==> flow/design.v <==
`timescale 1ns / 1ps
`default_nettype none
module counterModN #(
    parameter X = 5,   
    parameter N = 20   
) (
    input wire clk,       
    input wire ce,        
    input wire en,        
    input wire reset,     
    output reg [X-1:0] count  
);
    always @(posedge clk) begin
        if (reset) begin
            count <= 0;
        end else if (ce && en) begin
            if (count == N - 1) begin
                count <= 0;
            end else begin
                count <= count + 1;
            end
        end
    end
endmodule
`timescale 1ns / 1ps
`default_nettype none
module clockDivider #(
    parameter N = 500_000   
)(
    input wire clk,        
    input wire en,         
    input wire rst,        
    output reg clk_out,    
    output wire tick       
);
    wire [31:0] count;     
    counterModN #(.X(32), .N(N)) counterMod (
        .clk(clk),
        .ce(1'b1),
        .reset(rst),
        .en(en),
        .count(count)
    );
    assign tick = (count == N - 1) && !clk_out;
    always @(posedge clk) begin
        if (rst) begin
            clk_out <= 1'b0;
        end else if (count == N - 1) begin
            clk_out <= ~clk_out;
        end
    end
endmodule
`timescale 1ns / 1ps
`default_nettype none
module debouncer(
    input wire clk,        
    input wire ce,         
    input wire rst,        
    input wire in,         
    output wire out         
);
    reg q1, q2, q3;
    always @(posedge clk) begin
        if (rst) begin
            q1 <= 1'b0;
            q2 <= 1'b0;
            q3 <= 1'b0;
        end else if (ce) begin
            q1 <= in;
            q2 <= q1;
            q3 <= q2;
        end 
    end
    assign out = (rst == 1'b1) ? 1'b0 : (q1 & q2 & q3);
endmodule
`timescale 1ns / 1ps
`default_nettype none
module synchronizer(
    input wire clk,       
    input wire ce,        
    input wire rst,       
    input wire in,        
    output wire out       
);
    reg q1, q2;
    always @(posedge clk) begin
        if (rst) begin
            q1 <= 1'b0;
            q2 <= 1'b0;
        end else if (ce) begin
            q1 <= in;
            q2 <= q1;
        end
    end
    assign out = (rst) ? 1'b0 : q2;
endmodule
`timescale 1ns / 1ps
`default_nettype none
module shift_left_register(
    input wire        clk,     
    input wire        ce,      
    input wire        rst,     
    input wire        load,    
    input wire        en,      
    input wire [7:0]  Num,     
    output reg [15:0] Out      
);
    integer i;
    always @(posedge clk) begin
        if (rst) begin
            Out <= 16'b0;
        end else if (ce) begin
            if (load) begin
                Out <= {8'b0, Num};
            end else if (en) begin
                for (i = 15; i > 0; i = i - 1) begin
                    Out[i] <= Out[i - 1];
                end
                Out[0] <= 1'b0;
            end
        end
    end
endmodule
`timescale 1ns / 1ps
`default_nettype none
module shift_right_register(
    input wire clk,          
    input wire ce,           
    input wire rst,          
    input wire load,         
    input wire en,           
    input wire [7:0] Num,    
    output reg [7:0] Out     
);
    integer i;
    always @(posedge clk) begin
        if (rst) begin
            Out <= 8'b0;
        end else if (ce) begin
            if (load) begin
                Out <= Num;   
            end else if (en) begin
                for (i = 7; i > 0; i = i - 1) begin
                    Out[i - 1] <= Out[i];
                end
                Out[7] <= 1'b0;   
            end
        end
    end
endmodule
`timescale 1ns / 1ps
`default_nettype none
module CU(
    input wire b0,        
    input wire z,         
    input wire load,      
    output wire Psel,     
    output wire EP,       
    output wire EA,       
    output wire EB,       
    output wire LA,       
    output wire LB,       
    output wire RstP      
);
    assign Psel = b0;
    assign EP = (b0 & ~load);
    assign EA = (~z | load);
    assign EB = (~z | load);
    assign LA = load;
    assign LB = load;
    assign RstP = load;
endmodule
`timescale 1ns / 1ps
`default_nettype none
module BCD #(
    parameter W = 18   
)(
    input wire [W-1:0] bin,            
    output reg [W+(W-4)/3:0] bcd       
);
    integer i, j;
    always @(bin) begin
        for (i = 0; i <= W + (W-4)/3; i = i + 1) begin
            bcd[i] = 1'b0;
        end
        bcd[W-1:0] = bin;
        for (i = 0; i <= W - 4; i = i + 1) begin
            for (j = 0; j <= i / 3; j = j + 1) begin
                if (bcd[W - i + 4*j -: 4] > 4) begin                   
                    bcd[W - i + 4*j -: 4] = bcd[W - i + 4*j -: 4] + 4'd3;
                end
            end
        end
    end
endmodule
`timescale 1ns / 1ps
`default_nettype none
module seven_seg_decoder(
    input wire en,           
    input wire [3:0] num,    
    output reg [6:0] seg     
);
    always @ (num or en) begin
        if (en) begin
            case(num)
                4'd0: seg = 7'b1000000;   
                4'd1: seg = 7'b1111001;   
                4'd2: seg = 7'b0100100;   
                4'd3: seg = 7'b0110000;   
                4'd4: seg = 7'b0011001;   
                4'd5: seg = 7'b0010010;   
                4'd6: seg = 7'b0000010;   
                4'd7: seg = 7'b1111000;   
                4'd8: seg = 7'b0000000;   
                4'd9: seg = 7'b0010000;   
                default: seg = 7'b1111111;  
            endcase
        end else begin
            seg = 7'b1111111;   
        end
    end
endmodule
`timescale 1ns / 1ps
`default_nettype none
module seven_segment_scroller #(
    parameter DIV = 250000            
)(
    input wire clk,                   
    input wire reset,                 
    input wire button_left,           
    input wire button_right,          
    input wire [19:0] product,        
    input wire sign,                  
    output reg [6:0] seg,             
    output reg [3:0] an               
);
    wire slow_tick;                            
    wire slow_level;
    wire [1:0] switch_position;                
    wire debounced_button_left, debounced_button_right;
    wire final_button_left, final_button_right;
    wire [6:0] segment_internal[4:0];          
    reg [2:0] digit_selection;        
    clockDivider #(DIV) clk_divider (
        .clk(clk),
        .en(1'b1),
        .rst(reset),
        .clk_out(slow_level),
        .tick(slow_tick)
    );
    counterModN #(.X(2), .N(4)) position_counter (
        .clk(clk),
        .ce(slow_tick),
        .reset(reset),
        .en(1'b1),
        .count(switch_position)
    );
    debouncer btn_debouncer_left (
        .clk(clk),
        .ce(slow_tick),
        .rst(reset),
        .in(button_left),
        .out(debounced_button_left)
    );
    synchronizer btn_synchronizer_left (
        .clk(clk),
        .ce(slow_tick),
        .rst(reset),
        .in(debounced_button_left),
        .out(final_button_left)
    );
    debouncer btn_debouncer_right (
        .clk(clk),
        .ce(slow_tick),
        .rst(reset),
        .in(button_right),
        .out(debounced_button_right)
    );
    synchronizer btn_synchronizer_right (
        .clk(clk),
        .ce(slow_tick),
        .rst(reset),
        .in(debounced_button_right),
        .out(final_button_right)
    );
    reg button_right_old, button_left_old;
    reg button_right_raise, button_left_raise;  
    always @(posedge clk) begin
        if (reset) begin
            digit_selection <= 3'b000;
            button_right_old <= 0;
            button_left_old <= 0;
            button_right_raise <= 0;
            button_left_raise <= 0;
        end else if (slow_tick) begin
            button_right_raise <= (button_right_old != final_button_right && final_button_right == 1'b1);
            button_left_raise <= (button_left_old != final_button_left && final_button_left == 1'b1);
            button_right_old <= final_button_right;
            button_left_old <= final_button_left;
            if (button_right_raise) begin
                if (digit_selection > 0) begin
                    digit_selection <= digit_selection - 1;
                end
                button_right_raise <= 0;
            end
            if (button_left_raise) begin
                if (digit_selection < 2) begin
                    digit_selection <= digit_selection + 1;
                end
                button_left_raise <= 0;
            end
        end
    end
    seven_seg_decoder decoder_digit_0 (.en(1'b1), .num(product[3:0]), .seg(segment_internal[0]));
    seven_seg_decoder decoder_digit_1 (.en(1'b1), .num(product[7:4]), .seg(segment_internal[1]));
    seven_seg_decoder decoder_digit_2 (.en(1'b1), .num(product[11:8]), .seg(segment_internal[2]));
    seven_seg_decoder decoder_digit_3 (.en(1'b1), .num(product[15:12]), .seg(segment_internal[3]));
    seven_seg_decoder decoder_digit_4 (.en(1'b1), .num(product[19:16]), .seg(segment_internal[4]));
    always @(*) begin
        case (switch_position)
            2'b00: begin
                an = 4'b1110;
                seg = segment_internal[digit_selection];
            end
            2'b01: begin
                an = 4'b1101;
                seg = segment_internal[digit_selection + 1];
            end
            2'b10: begin
                an = 4'b1011;
                seg = segment_internal[digit_selection + 2];
            end
            2'b11: begin
                an = 4'b0111;
                if (sign == 1)
                    seg = 7'b0111111; 
                else
                    seg = 7'b1111111;
            end
            default: begin
                an = 4'b1111;
                seg = 7'b0000000;
            end
        endcase
    end
endmodule
`timescale 1ns / 1ps
`default_nettype none
module main #(
    parameter MAIN_DIV = 8,      
    parameter SCAN_DIV = 4       
)(
    input wire clk,
    input wire rst,    
    input wire btnC,   
    input wire btnL,   
    input wire btnR,   
    input wire [7:0] num1,   
    input wire [7:0] num2,   
    output wire [6:0] seg,            
    output wire [3:0] an,              
    output wire multiplicationFinished    
);
    wire dividedClock;   
    wire dividedTick;    
    clockDivider #(MAIN_DIV) clockDiv(
        .clk(clk),
        .rst(rst),
        .en(1'b1),
        .clk_out(dividedClock),
        .tick(dividedTick)
    );
    wire [7:0] num1Complement, num2Complement;
    wire [7:0] multiplier, multiplicand;
    wire [7:0] multiplicandShifted;
    wire [15:0] multiplierShifted;
    reg  [15:0] productReg;
    reg signReg;
    wire tempSign;
    wire [19:0] bcdOutput;
    wire [15:0] tempOutput;
    assign num1Complement = ~num1 + 1'b1;
    assign num2Complement = ~num2 + 1'b1;
    assign multiplier = (num1[7] == 1) ? num1Complement : num1;
    assign multiplicand = (num2[7] == 1) ? num2Complement : num2;
    wire enableDebounce, enableSync;
    debouncer debounceInst(
        .clk(clk),
        .ce(dividedTick),
        .rst(rst),
        .in(btnC),
        .out(enableDebounce)
    );
    synchronizer syncInst(
        .clk(clk),
        .ce(dividedTick),
        .rst(rst),
        .in(enableDebounce),
        .out(enableSync)
    );
    wire Psel, EP, EA, EB, LA, LB, RstP;
    shift_right_register shiftRightReg(
        .clk(clk),
        .ce(dividedTick),
        .rst(rst),
        .load(LB),
        .en(EB),
        .Num(multiplicand),
        .Out(multiplicandShifted)
    );
    shift_left_register shiftLeftReg(
        .clk(clk),
        .ce(dividedTick),
        .rst(rst),
        .load(LA),
        .en(EA),
        .Num(multiplier),
        .Out(multiplierShifted)
    );
    CU controlUnit(
        .b0(multiplicandShifted[0]),
        .z(multiplicationFinished),  
        .load(enableSync),
        .Psel(Psel),
        .EP(EP),
        .EA(EA),
        .EB(EB),
        .LA(LA),
        .LB(LB),
        .RstP(RstP)
    );
    assign multiplicationFinished = ~(multiplicandShifted[0] | multiplicandShifted[1] | multiplicandShifted[2] | multiplicandShifted[3] | multiplicandShifted[4] | multiplicandShifted[5] | multiplicandShifted[6] | multiplicandShifted[7]);
    always @(posedge clk) begin
        if (rst) begin
            productReg <= 16'b0;
            signReg <= 1'b0;
        end else if (!dividedTick) begin
            productReg <= productReg;
        end else if (RstP == 1) begin
            productReg <= 16'b0;
            signReg <= (num1[7] ^ num2[7]) && num1 != 0 && num2 != 0;
        end else if (EP == 1) begin
            productReg <= (Psel == 1) ? productReg + multiplierShifted : productReg;
        end else begin
            productReg <= productReg;
        end
    end
    assign tempOutput = productReg;
    assign tempSign = signReg;
    BCD #(16) bcdConverter(
        .bin(tempOutput),
        .bcd(bcdOutput)
    );
    seven_segment_scroller #(SCAN_DIV) sevenSegScroller(
        .clk(clk),
        .reset(rst | RstP),
        .button_left(btnL),
        .button_right(btnR),
        .product(bcdOutput),
        .sign(tempSign),
        .seg(seg),
        .an(an)
    );
endmodule
Appendix: tool output

==> Reports on main <==
Each step is given for the RTL above and for the edited RTL.
"before" refers to lines of the RTL above, "after" to lines of the edited file.
"change" is "after" less "before", of the values as shown.
Operators: Yosys type, input widths -> output width; for muxes data width and select width s.
Cell names lack the library's common part.
{ "setup": {"design": "main", "clock": "clk", "cell_library": "sky130hd", "lib_corner": "tt_025C_1v80"} }

==> Diff <==
The edit as a unified diff against the file above.
The edit is scripted: it alters the design's behaviour and was not made to optimise anything.
begin of diff
@@ -381,5 +381,7 @@
     wire [15:0] tempOutput;
     assign num1Complement = ~num1 + 1'b1;
-    assign num2Complement = ~num2 + 1'b1;
+    reg [7:0] num2Complement_s1;
+    always @(posedge clk) num2Complement_s1 <= ~num2 + 1'b1;
+    assign num2Complement = num2Complement_s1;
     assign multiplier = (num1[7] == 1) ? num1Complement : num1;
     assign multiplicand = (num2[7] == 1) ? num2Complement : num2;
end of diff

==> Elaborated design <==
Source: Yosys, flattened and elaborated, memories not mapped. Widths are those after wreduce. Registers that Yosys merges into a memory's read port (data or address) are not register bits. Print and check cells do not count. Equal cells are merged and count once.
Memory sizes are those after Yosys's memory passes, which may raise the word count (mostly to a power of two), join words into wider ones and drop unused or constant bits.
{ "word_totals": {"columns": ["item", "before", "after", "change"], "rows": [
  ["ff_bits", 131, 139, 8],
  ["rom_bits", 560, 560, 0],
  ["mem_count", 5, 5, 0],
  ["input_bits", 21, 21, 0],
  ["output_inout_bits", 12, 12, 0]
]} }
{ "memory_table": {"columns": ["item", "before", "after"], "rows": [
  ["mem_shapes", "16 x 7 bit 1R0W; 16 x 7 bit 1R0W; 16 x 7 bit 1R0W; 16 x 7 bit 1R0W; 16 x 7 bit 1R0W", "16 x 7 bit 1R0W; 16 x 7 bit 1R0W; 16 x 7 bit 1R0W; 16 x 7 bit 1R0W; 16 x 7 bit 1R0W"]
]} }
{ "op_classes": {"columns": ["item", "before", "after", "change"], "rows": [
  ["n_addsub", 44, 44, 0],
  ["n_cmp", 37, 37, 0],
  ["eq_ne", 19, 19, 0],
  ["mux", 103, 103, 0],
  ["logic", 23, 23, 0],
  ["reduce_and_logical", 22, 22, 0]
]} }
Unchanged operator kinds not shown: 45.

==> Longest topological paths <==
Depth = most cells in a row (Yosys ltp): at word level without a register or memory, in the mapped netlist without a sequential cell, where the memories' decode and read muxes count.
{ "logic_depth": {"columns": ["item", "before", "after", "change"], "rows": [
  ["depth_word", 26, 26, 0],
  ["abc_area", "1", "1", null],
  ["depth_mapped", 84, 84, 0]
]} }

==> Netlist <==
The flow's flattened synthesis, as Yosys stat reports it; memories are mapped. The netlist is that of the ABC_AREA named above (0 if unset); the other value can give another one.
{ "by_type": {"columns": ["cell", "before", "after", "change"], "rows": [
  ["nand2_1", 578, 520, -58],
  ["a21oi_1", 65, 113, 48],
  ["nor2_1", 179, 160, -19],
  ["nand4_1", 40, 56, 16],
  ["inv_1", 306, 293, -13],
  ["nor4_1", 23, 34, 11],
  ["nand2_4", 9, 20, 11],
  ["nand3_1", 240, 231, -9],
  ["o32ai_1", 9, 0, -9],
  ["dfxtp_1", 131, 139, 8],
  ["nand3b_1", 14, 21, 7],
  ["ha_1", 98, 92, -6],
  ["xor2_1", 15, 21, 6],
  ["clkinv_1", 9, 3, -6],
  ["nand2_2", 70, 66, -4],
  ["a21o_1", 4, 0, -4],
  ["and3_1", 0, 4, 4],
  ["inv_2", 35, 32, -3]
]} }
Unchanged cell types not shown: 7.
Not every row of either side is listed.
{ "synth_totals": {"columns": ["item", "before", "after", "change"], "rows": [
  ["cells", 2103, 2079, -24],
  ["synth_area_um2", 12663.4, 12839.8, 176.4],
  ["sequential_area_um2", 2622.5, 2782.7, 160.2],
  ["flip_flops", 131, 139, 8],
  ["buf_cells", 27, 27, 0]
]} }

==> Worst setup path after synthesis <==
Source: OpenSTA report_checks on the synthesized netlist (no wires, ideal clock, input and output delay 20% of the period each), path of least setup slack; recovery checks are left aside. Register names are those of the netlist, which keeps one name where synthesis merged equal registers.
{ "synth_timing": {"columns": ["item", "before", "after", "change"], "rows": [
  ["path_kind", "register -> output", "register -> output", null],
  ["startpoint", "register (no name shown)", "register (no name shown)", null],
  ["endpoint", "output port seg[0]", "output port seg[3]", null],
  ["clock_period_ns", 20.0, 20.0, 0.0],
  ["t_first_pin_ns", 0.000, 0.000, 0.000],
  ["arrival_time_ns", 7.626, 7.892, 0.266],
  ["path_slack_ns", 8.374, 8.108, -0.266],
  ["path_delay_ns", 7.626, 7.892, 0.266],
  ["stages", 82, 75, -7],
  ["synth_period_reached_ns", 11.626, 11.892, 0.266]
]} }
"path_delay_ns" is the arrival time less input delay plus setup time.
At an output port there is no setup time.
"stages": output pins that drive a net of the path, with the launching flip-flop's if there is one; two outputs of one cell count as two.
"synth_period_reached_ns" is the clock period less the worst setup slack; recovery checks do not enter. This is arithmetic on one report: input and output delays are still those of the set period (20% each).
Between the ends stands the longest chain of elaborated cells between them, by number of cells; it is not shown to be the way that was timed. Of several equally long chains one is given.
A line is the first line of the expression or statement that the cell stems from. Yosys adds cells for indexed reads and writes and turns some case tables into memories.
The chain passes a memory read, where the word-level depth is cut; so it can be longer than that depth.
{ "synth_between_before": {"cell_sequence": "dfxtp_1 -> clkinv_1 -> ha_1 -> inv_1 -> ha_1 -> inv_2 -> nand2_1 -> nand3_2 -> inv_2 -> nand2_1 -> nand2_1 -> nand3_1 -> nand3_1 -> nand2_2 -> nand2_2 -> nand2_4 -> nand2_4 -> nand2_2 -> [46 not listed] -> inv_1 -> ha_1 -> inv_1 -> nand2_1 -> nand2_2 -> xor2_2 -> inv_1 -> ha_1 -> nand2_1 -> nand2_1 -> nand2_1 -> nand2_1 -> o21ai_0 -> inv_1 -> nand2_1 -> nand3_1 -> nand2_1 -> nand2_1", "elab_chain_cells": 29, "cells_between": 114, "cone_classes": "add/sub (35); compare (35); mux (39); memory (5)"} }
{ "synth_rtl_before": {"columns": ["item", "line", "rtl"], "rows": [
  ["start: declaration", 377, null],
  ["start: assignment", 438, null],
  ["start: assignment", 443, null],
  ["$gt 3x3->1", 189, "if (bcd[W - i + 4*j -: 4] > 4) begin"],
  ["$mux 4", 189, null],
  ["$gt 4x3->1", 189, null],
  ["$mux 4", 189, null],
  ["$gt 4x3->1", 189, null],
  ["$mux 4", 189, null],
  ["$gt 4x3->1", 189, null],
  ["[15 not listed]", null, null],
  ["$add 4x2->4", 190, "bcd[W - i + 4*j -: 4] = bcd[W - i + 4*j -: 4] + 4'd3;"],
  ["$mux 4", 189, null],
  ["$add 4x2->4", 190, null],
  ["$mux 4", 189, null],
  ["$mem_v2 16x7", 205, "case(num)"],
  ["$pmux 7 s5", 331, "seg = segment_internal[digit_selection + 2];"],
  ["$pmux 7 s4", 320, "case (switch_position)"],
  ["end: declaration", 360, "output wire [6:0] seg,"]
]} }
{ "synth_between_after": {"cell_sequence": "dfxtp_1 -> inv_1 -> ha_1 -> inv_1 -> ha_1 -> inv_1 -> nand2_1 -> nand2_2 -> nand2_1 -> nand2_2 -> nand3_2 -> nand2_2 -> nand2_2 -> nand2_2 -> nand2_4 -> nand2_4 -> nand2_4 -> nand2_2 -> [39 not listed] -> nand2_1 -> nand2_1 -> inv_1 -> ha_1 -> inv_1 -> nand2_2 -> nand2_2 -> xor2_2 -> ha_1 -> or2_2 -> nand2_1 -> nand2_1 -> o21ai_0 -> inv_1 -> nand2_1 -> nand3_1 -> nand2_1 -> inv_1", "elab_chain_cells": 29, "cells_between": 114, "cone_classes": "add/sub (35); compare (35); mux (39); memory (5)"} }
{ "synth_rtl_after": {"columns": ["item", "line", "rtl"], "rows": [
  ["start: declaration", 377, null],
  ["start: assignment", 440, null],
  ["start: assignment", 445, null],
  ["$add 3x2->4", 190, "bcd[W - i + 4*j -: 4] = bcd[W - i + 4*j -: 4] + 4'd3;"],
  ["$mux 4", 189, "if (bcd[W - i + 4*j -: 4] > 4) begin"],
  ["$gt 4x3->1", 189, null],
  ["$mux 4", 189, null],
  ["$gt 4x3->1", 189, null],
  ["$mux 4", 189, null],
  ["$gt 4x3->1", 189, null],
  ["[15 not listed]", null, null],
  ["$add 4x2->4", 190, null],
  ["$mux 4", 189, null],
  ["$add 4x2->4", 190, null],
  ["$mux 4", 189, null],
  ["$mem_v2 16x7", 205, "case(num)"],
  ["$pmux 7 s5", 331, "seg = segment_internal[digit_selection + 2];"],
  ["$pmux 7 s4", 320, "case (switch_position)"],
  ["end: declaration", 360, "output wire [6:0] seg,"]
]} }

==> Path in the finished layout <==
Path of least setup slack in the final report of the runs of set A (OpenROAD, finished layout, wires in). Where an end is a register, its clock arrival counts in the times.
{ "layout_timing": {"columns": ["item", "before", "after", "change"], "rows": [
  ["path_kind", "register -> output", "register -> output", null],
  ["startpoint", "register (no name shown)", "register (no name shown)", null],
  ["endpoint", "output port seg[0]", "output port seg[3]", null],
  ["clock_period_ns", 20.0, 20.0, 0.0],
  ["t_first_pin_ns", 0.42, 0.41, -0.01],
  ["arrival_time_ns", 9.67, 9.75, 0.08],
  ["path_slack_ns", 6.33, 6.25, -0.08],
  ["stages", 71, 76, 5]
]} }
Between the ends stands the longest chain of elaborated cells between them, by number of cells; it is not shown to be the way that was timed. Of several equally long chains one is given.
The chain passes a memory read, where the word-level depth is cut; so it can be longer than that depth.
{ "layout_between_before": {"cell_sequence": "dfxtp_1 -> clkinv_1 -> ha_1 -> inv_1 -> ha_1 -> nand2_1 -> nand3_1 -> nand2_1 -> a21oi_1 -> nand2_2 -> nand2_1 -> nand3_1 -> nand2_2 -> nand2_4 -> nand3_1 -> nand2_1 -> nand2_1 -> nand3_1 -> [35 not listed] -> inv_1 -> nand3_1 -> nand3_1 -> nand2_1 -> ha_1 -> inv_1 -> nand3_4 -> o21ai_1 -> inv_1 -> ha_1 -> nand3b_1 -> nand3_1 -> nand2_1 -> nand2_1 -> nand4_1 -> o21ai_0 -> nand2_1 -> clkdlybuf4s50_1", "elab_chain_cells": 29, "cells_between": 114, "cone_classes": "add/sub (35); compare (35); mux (39); memory (5)"} }
{ "layout_rtl_before": {"columns": ["item", "line", "rtl"], "rows": [
  ["start: declaration", 377, null],
  ["start: assignment", 438, null],
  ["start: assignment", 443, null],
  ["$gt 3x3->1", 189, "if (bcd[W - i + 4*j -: 4] > 4) begin"],
  ["$mux 4", 189, null],
  ["$gt 4x3->1", 189, null],
  ["$mux 4", 189, null],
  ["$gt 4x3->1", 189, null],
  ["$mux 4", 189, null],
  ["$gt 4x3->1", 189, null],
  ["[15 not listed]", null, null],
  ["$add 4x2->4", 190, "bcd[W - i + 4*j -: 4] = bcd[W - i + 4*j -: 4] + 4'd3;"],
  ["$mux 4", 189, null],
  ["$add 4x2->4", 190, null],
  ["$mux 4", 189, null],
  ["$mem_v2 16x7", 205, "case(num)"],
  ["$pmux 7 s5", 331, "seg = segment_internal[digit_selection + 2];"],
  ["$pmux 7 s4", 320, "case (switch_position)"],
  ["end: declaration", 360, "output wire [6:0] seg,"]
]} }
{ "layout_between_after": {"cell_sequence": "dfxtp_1 -> inv_1 -> ha_1 -> inv_1 -> ha_1 -> inv_1 -> nand2_1 -> nand2_2 -> nand2_1 -> nand2_2 -> nand3_2 -> nand2_2 -> nand2_2 -> nand2_2 -> nand2_4 -> nand2_4 -> nand3_1 -> nand3_2 -> [40 not listed] -> nand2_1 -> inv_1 -> ha_1 -> inv_1 -> nand2_2 -> nand2_2 -> xor2_2 -> ha_1 -> or2_2 -> nand2_1 -> nand2_1 -> o21ai_0 -> inv_1 -> nand2_1 -> nand3_1 -> nand2_1 -> inv_1 -> clkdlybuf4s50_1", "elab_chain_cells": 29, "cells_between": 114, "cone_classes": "add/sub (35); compare (35); mux (39); memory (5)"} }
{ "layout_rtl_after": {"columns": ["item", "line", "rtl"], "rows": [
  ["start: declaration", 377, null],
  ["start: assignment", 440, null],
  ["start: assignment", 445, null],
  ["$add 3x2->4", 190, "bcd[W - i + 4*j -: 4] = bcd[W - i + 4*j -: 4] + 4'd3;"],
  ["$mux 4", 189, "if (bcd[W - i + 4*j -: 4] > 4) begin"],
  ["$gt 4x3->1", 189, null],
  ["$mux 4", 189, null],
  ["$gt 4x3->1", 189, null],
  ["$mux 4", 189, null],
  ["$gt 4x3->1", 189, null],
  ["[15 not listed]", null, null],
  ["$add 4x2->4", 190, null],
  ["$mux 4", 189, null],
  ["$add 4x2->4", 190, null],
  ["$mux 4", 189, null],
  ["$mem_v2 16x7", 205, "case(num)"],
  ["$pmux 7 s5", 331, "seg = segment_internal[digit_selection + 2];"],
  ["$pmux 7 s4", 320, "case (switch_position)"],
  ["end: declaration", 360, "output wire [6:0] seg,"]
]} }

==> Measured runs <==
Runs of the flow (Yosys, OpenROAD) on both versions; the two runs of a pair have the same settings. The constraints put input and output delay at 20% of the set period each and load the outputs with 0.01 pF.
{ "flow_settings_set_A": {"ABC_AREA": 1, "CORE_UTILIZATION": 40, "PLACE_DENSITY": 0.6, "period_ns": 20.0, "CAP_MARGIN": 20, "CORE_MARGIN": 2, "SLEW_MARGIN": 20} }
{ "results_set_A": {"columns": ["item", "before", "after", "change"], "rows": [
  ["synthArea_um2", 12663.4, 12839.8, 176.4],
  ["final_die_area_um2", 33098.5, 33549.4, 450.9],
  ["finalCellArea_um2", 14046.0, 14159.8, 113.8],
  ["layout_utilization_pct", 44.7, 44.9, 0.2],
  ["timing.setup.ws_ns", 6.332, 6.249, -0.083],
  ["tns_ns", 0.000, 0.000, 0.000],
  ["worst_hold_slack_ns", 0.448, 0.449, 0.001],
  ["design_power_mw", 0.6456, 0.6374, -0.0082],
  ["timing.achieved_period_ns", 13.668, 13.751, 0.083]
]} }
{ "flow_settings_set_B": {"ABC_AREA": 1, "CAP_MARGIN": 20, "CORE_UTILIZATION": 22, "GPL_ROUTABILITY_DRIVEN": 1, "HOLD_SLACK_MARGIN": -0.04, "PLACE_DENSITY_LB_ADDON": 0.05, "TNS_END_PERCENT": 20, "period_ns": 23.7, "CORE_MARGIN": 2, "SLEW_MARGIN": 20} }
{ "results_set_B": {"columns": ["item", "before", "after", "change"], "rows": [
  ["synthArea_um2", 12663.4, 12839.8, 176.4],
  ["final_die_area_um2", 59497.0, 60312.0, 815.0],
  ["finalCellArea_um2", 14455.1, 14695.3, 240.2],
  ["layout_utilization_pct", 25.5, 25.5, 0.0],
  ["timing.setup.ws_ns", 9.173, 9.307, 0.134],
  ["tns_ns", 0.000, 0.000, 0.000],
  ["worst_hold_slack_ns", 0.447, 0.462, 0.015],
  ["design_power_mw", 0.5315, 0.5665, 0.0350],
  ["timing.achieved_period_ns", 14.527, 14.393, -0.134]
]} }
"timing.achieved_period_ns" = clock period - worst setup slack. The figure is calculated, with input and output delays left at 20% of the set period.
By "design_power_mw" is meant OpenSTA's value without simulated activity: inputs other than the clock are taken to toggle once in ten clock periods, and the tool carries that through the logic.
